==> flow/design.v <==
module MAC_Unit #(parameter WIDTH=32) (
    input logic clk,
    input logic reset,
    input  logic [WIDTH-1:0] a,
    input  logic [WIDTH-1:0] b,
    output logic [WIDTH*2-1:0] result
);
    logic [WIDTH-1:0] a_reg, b_reg;
    logic [WIDTH*2-1:0] mult_result;  
    always_ff@(posedge clk or posedge reset) begin
        if (reset) begin
            a_reg <= '0;
            b_reg <= '0;
            mult_result <= '0;
            result <= '0;
        end else begin
            a_reg <= a;
            b_reg <= b;
            mult_result <= a_reg * b_reg;  
            result <= mult_result + result;  
        end 
    end
endmodule
======== From RTL to reports: MAC_Unit ========
What the tools print for MAC_Unit, step after step.
Line numbers count from 1 in the design file above.
Operators: Yosys type, input widths -> output width; for muxes data width and select width s.
Cell names lack the library's common part.
The mark -- stands for no value.
design
  top ..................................... MAC_Unit
  clock port .............................. clk
  standard-cell library ................... sky130hd
  timing corner ........................... tt_025C_1v80

======== Word level ========
Yosys after proc, flatten, opt, wreduce and memory -nomap, before mapping. Enables and synchronous resets that opt folds into registers are not counted as muxes. Memory bits, and registers merged into a memory's read port (data or address), are not among the register bits. Print and check cells are not counted. Equal cells are merged and count once.
operators by class
  $add $sub $neg .......................... 1
  multipliers ............................. 1
operators with widths
  kind            number
  $mul 32x32->64  1
  $add 64x64->64  1
word-level totals
  register bits after elaboration ......... 192
  bits of input ports ..................... 66
  output and inout bits ................... 64
  cells after elaboration ................. 6

======== Longest topological paths ========
Yosys ltp: most cells in a row. Word level: on the elaborated netlist, between registers, memories and ports. Mapped: between sequential cells and ports; inverters and the memories' decode and read muxes count.
logic depth
  word-level depth ........................ 1
  ABC_AREA ................................ 0
  gate-level depth with buffers ........... 30
  depth with buffers taken out ............ 28

======== After synthesis ========
Yosys stat after the flow's synthesis: flattened, memories mapped to cells. It holds for the ABC_AREA given above (unset counts as 0); a run with the other value may have another netlist.
cell types
  type      number  area in all (um^2)
  fa_1      897     1.8E+04
  dfrtp_1   192     4.8E+03
  ha_1      326     4.08E+03
  and2_1    637     3.99E+03
  inv_1     921     3.46E+03
  nand2_1   500     1876.8
  clkbuf_1  222     833.299
  xnor2_1   75      656.88
  a21oi_1   131     655.629
  a21o_1    84      630.605
  xor2_1    49      429.162
  o21ai_0   50      250.24
  nor2_1    63      236.477
  o21bai_1  28      210.202
  a31oi_1   21      131.376
  o21ai_1   25      125.12
  nand4_1   18      112.608
  and3_1    17      106.352
Other cell types: 58; their cells: 176.
synthesis totals
  standard cells after synthesis .......... 4432
  chip area (Yosys) ....................... 0.0419627 mm^2
  area of sequential cells ................ 0.0048046 mm^2
  mapped flip-flops ....................... 192
  buffers ................................. 227

======== Path before layout ========
Source: OpenSTA report_checks on the synthesized netlist (no wires, ideal clock, input and output delay 20% of the period each), path of least setup slack; recovery checks are left aside. Register names are those of the netlist, which keeps one name where synthesis merged equal registers.
timing post-synthesis
  path type ............................... reg2reg
  start point ............................. register a_reg[20]
  end point ............................... register mult_result[59]
  clock period ............................ 9000 ps
  library setup time ...................... 125 ps
  launch time at the first pin ............ 0 ps
  arrival ................................. 7091 ps
  data required time ...................... 8875 ps
  setup slack ............................. 1784 ps
  path delay .............................. 7216 ps
  stages .................................. 27
  path buffers ............................ 2
  period reached after synthesis .......... 7216 ps
"path delay" = arrival - input delay + setup time.
"stages" counts driving pins, that of a launching flip-flop among them; a cell with two outputs on the path counts twice.
"period reached after synthesis" is the clock period less the worst setup slack; recovery checks do not enter. This is arithmetic on one report: input and output delays are still those of the set period (20% each).
Between the ends stands the longest chain of elaborated cells between them, by number of cells; it is not shown to be the way that was timed. Of several equally long chains one is given.
A line is the first line of the expression or statement that the cell stems from. Yosys adds cells for indexed reads and writes and turns some case tables into memories.
between the ends, post-synthesis
  cell sequence ........................... dfrtp_1 clkbuf_1 and2_1 fa_1 fa_1 inv_1 fa_1 fa_1 inv_1 fa_1 fa_1 fa_1 inv_1 fa_1 inv_1 ha_1 buf_2 a21oi_1 o21ai_1 nor2_1 a21oi_1 o41ai_4 o41ai_2 a211oi_2 o21ai_1 a221oi_2 xnor2_1
  cells in the longest elaborated chain ... 1
  elaborated cells between the ends (all ways) .. 1
  source lines of those cells ............. 1
  classes of those cells .................. 1 x mul
ends and longest elaborated chain, post-synthesis
  what             line  source
  start, declared  8     logic [WIDTH-1:0] a_reg, b_reg;
  start, assigned  12    a_reg <= '0;
  start, assigned  17    a_reg <= a;
  $mul 32x32->64   19    mult_result <= a_reg * b_reg;
  end, assigned    14    mult_result <= '0;
  end, assigned    19
  end, declared    9     logic [WIDTH*2-1:0] mult_result;

======== Path in the finished layout ========
From the final timing report of flow run A: the path of least setup slack in the routed layout; clock arrival at registers is part of the times.
The path's times are printed in steps of 10 ps; the period is the one set.
timing post-layout
  path type ............................... reg2reg
  start point ............................. register a_reg[14]
  end point ............................... register mult_result[63]
  clock period ............................ 9190 ps
  library setup time ...................... 70 ps
  launch time at the first pin ............ 560 ps
  arrival ................................. 9170 ps
  data required time ...................... 9680 ps
  setup slack ............................. 500 ps
  stages .................................. 25
  path buffers ............................ 2
Between the ends stands the longest chain of elaborated cells between them, by number of cells; it is not shown to be the way that was timed. Of several equally long chains one is given.
between the ends, post-layout
  cell sequence ........................... dfrtp_1 buf_4 and2_1 fa_1 fa_1 inv_1 fa_1 fa_1 fa_1 inv_1 fa_1 fa_1 fa_1 ha_1 a21o_1 o21bai_1 a221o_1 a221oi_1 o41ai_2 a21boi_1 buf_4 o211ai_1 a31o_1 a21oi_1 xnor2_1
  cells in the longest elaborated chain ... 1
  elaborated cells between the ends (all ways) .. 1
  source lines of those cells ............. 1
  classes of those cells .................. 1 x mul
ends and longest elaborated chain, post-layout
  what             line  source
  start, declared  8     logic [WIDTH-1:0] a_reg, b_reg;
  start, assigned  12    a_reg <= '0;
  start, assigned  17    a_reg <= a;
  $mul 32x32->64   19    mult_result <= a_reg * b_reg;
  end, assigned    14    mult_result <= '0;
  end, assigned    19
  end, declared    9     logic [WIDTH*2-1:0] mult_result;

==> runs of MAC_Unit <==
Below are 3 stored runs of the flow (Yosys, OpenROAD; platform sky130hd) on MAC_Unit, each with its settings and what was measured, unordered. Constraints: input delay and output delay 20% of the set period each, output load 0.01 pF.
"reached clock period": clock period set for the run, less the worst setup slack. It is reckoned from that one timing run; input and output delays stay at 20% of the period that was set.

======== flow run A ========
==> flow/run.sh <==
#!/bin/bash
# the make line also repeats the synthesis and layout settings of config.mk as NAME=value (left out here)
make -C /OpenROAD-flow-scripts/flow DESIGN_CONFIG=/design/flow/config.mk WORK_HOME=/design/flow/orfs CLKGATE_MAP_FILE= finish
==> flow/config.mk <==
export PLATFORM = sky130hd
export DESIGN_NAME = MAC_Unit
export DESIGN_NICKNAME = MAC_Unit
export VERILOG_FILES = /design/flow/design.v
export SDC_FILE = /design/flow/constraint.sdc
export NUM_CORES = 4
export LEC_CHECK = 0
export ABC_AREA = 0
export CAP_MARGIN = 5
export CELL_PAD_IN_SITES_DETAIL_PLACEMENT = 2
export CELL_PAD_IN_SITES_GLOBAL_PLACEMENT = 1
export CORE_ASPECT_RATIO = 0.93
export CORE_MARGIN = 6
export CORE_UTILIZATION = 40
export CTS_CLUSTER_DIAMETER = 249
export MAX_ROUTING_LAYER = met4
export PLACE_DENSITY_LB_ADDON = 0.1
export SLEW_MARGIN = 35
export TNS_END_PERCENT = 25
==> flow/constraint.sdc <==
create_clock -name core_clock -period 9.19 [get_ports {clk}]
set_input_delay 1.8380 -clock core_clock [delete_from_list [all_inputs] [get_ports {clk}]]
set_output_delay 1.8380 -clock core_clock [all_outputs]
set_load 0.01 [all_outputs]

-------- measured, flow run A --------
  reached clock period .................... 8687 ps
  final setup TNS ......................... 0 ps
  worst slack on setup checks ............. 503 ps
  cell area after synthesis ............... 0.0419627 mm^2
  worst hold slack ........................ 479 ps
  std-cell area (final layout) ............ 0.0456913 mm^2
  full die area ........................... 0.112828 mm^2

======== flow run B ========
==> flow/run.sh <==
#!/bin/bash
# the make line also repeats the synthesis and layout settings of config.mk as NAME=value (left out here)
make -C /OpenROAD-flow-scripts/flow DESIGN_CONFIG=/design/flow/config.mk WORK_HOME=/design/flow/orfs CLKGATE_MAP_FILE= finish
==> flow/config.mk <==
export PLATFORM = sky130hd
export DESIGN_NAME = MAC_Unit
export DESIGN_NICKNAME = MAC_Unit
export VERILOG_FILES = /design/flow/design.v
export SDC_FILE = /design/flow/constraint.sdc
export NUM_CORES = 4
export LEC_CHECK = 0
export ABC_AREA = 1
export CAP_MARGIN = 35
export CELL_PAD_IN_SITES_GLOBAL_PLACEMENT = 0
export CORE_ASPECT_RATIO = 1.28
export CORE_MARGIN = 10
export CORE_UTILIZATION = 24
export CTS_CLUSTER_DIAMETER = 354
export CTS_CLUSTER_SIZE = 39
export GPL_ROUTABILITY_DRIVEN = 0
export GPL_TIMING_DRIVEN = 0
export HOLD_SLACK_MARGIN = -0.02
export MAX_ROUTING_LAYER = met4
export MIN_ROUTING_LAYER = met2
export PLACE_DENSITY_LB_ADDON = 0.01
export SETUP_SLACK_MARGIN = 1.01
export SLEW_MARGIN = 40
export TNS_END_PERCENT = 80
==> flow/constraint.sdc <==
create_clock -name core_clock -period 10.7 [get_ports {clk}]
set_input_delay 2.1400 -clock core_clock [delete_from_list [all_inputs] [get_ports {clk}]]
set_output_delay 2.1400 -clock core_clock [all_outputs]
set_load 0.01 [all_outputs]

-------- measured, flow run B --------
  reached clock period .................... 8759 ps
  final setup TNS ......................... 0 ps
  worst slack on setup checks ............. 1941 ps
  cell area after synthesis ............... 0.0469275 mm^2
  worst hold slack ........................ 479 ps
  std-cell area (final layout) ............ 0.0528657 mm^2
  full die area ........................... 0.213754 mm^2

======== flow run C ========
==> flow/run.sh <==
#!/bin/bash
# the make line also repeats the synthesis and layout settings of config.mk as NAME=value (left out here)
make -C /OpenROAD-flow-scripts/flow DESIGN_CONFIG=/design/flow/config.mk WORK_HOME=/design/flow/orfs CLKGATE_MAP_FILE= finish
==> flow/config.mk <==
export PLATFORM = sky130hd
export DESIGN_NAME = MAC_Unit
export DESIGN_NICKNAME = MAC_Unit
export VERILOG_FILES = /design/flow/design.v
export SDC_FILE = /design/flow/constraint.sdc
export NUM_CORES = 4
export LEC_CHECK = 0
export ABC_AREA = 0
export CAP_MARGIN = 30
export CELL_PAD_IN_SITES_DETAIL_PLACEMENT = 0
export CORE_ASPECT_RATIO = 0.58
export CORE_MARGIN = 2
export CORE_UTILIZATION = 65
export CTS_CLUSTER_SIZE = 63
export GPL_ROUTABILITY_DRIVEN = 0
export GPL_TIMING_DRIVEN = 0
export MAX_ROUTING_LAYER = met4
export MIN_ROUTING_LAYER = met1
export PLACE_DENSITY_LB_ADDON = 0.04
export SLEW_MARGIN = 20
export TNS_END_PERCENT = 40
==> flow/constraint.sdc <==
create_clock -name core_clock -period 12.6 [get_ports {clk}]
set_input_delay 2.5200 -clock core_clock [delete_from_list [all_inputs] [get_ports {clk}]]
set_output_delay 2.5200 -clock core_clock [all_outputs]
set_load 0.01 [all_outputs]

-------- measured, flow run C --------
  reached clock period .................... 9256 ps
  final setup TNS ......................... 0 ps
  worst slack on setup checks ............. 3344 ps
  cell area after synthesis ............... 0.0419627 mm^2
  worst hold slack ........................ 485 ps
  std-cell area (final layout) ............ 0.0454624 mm^2
  full die area ........................... 0.0666826 mm^2
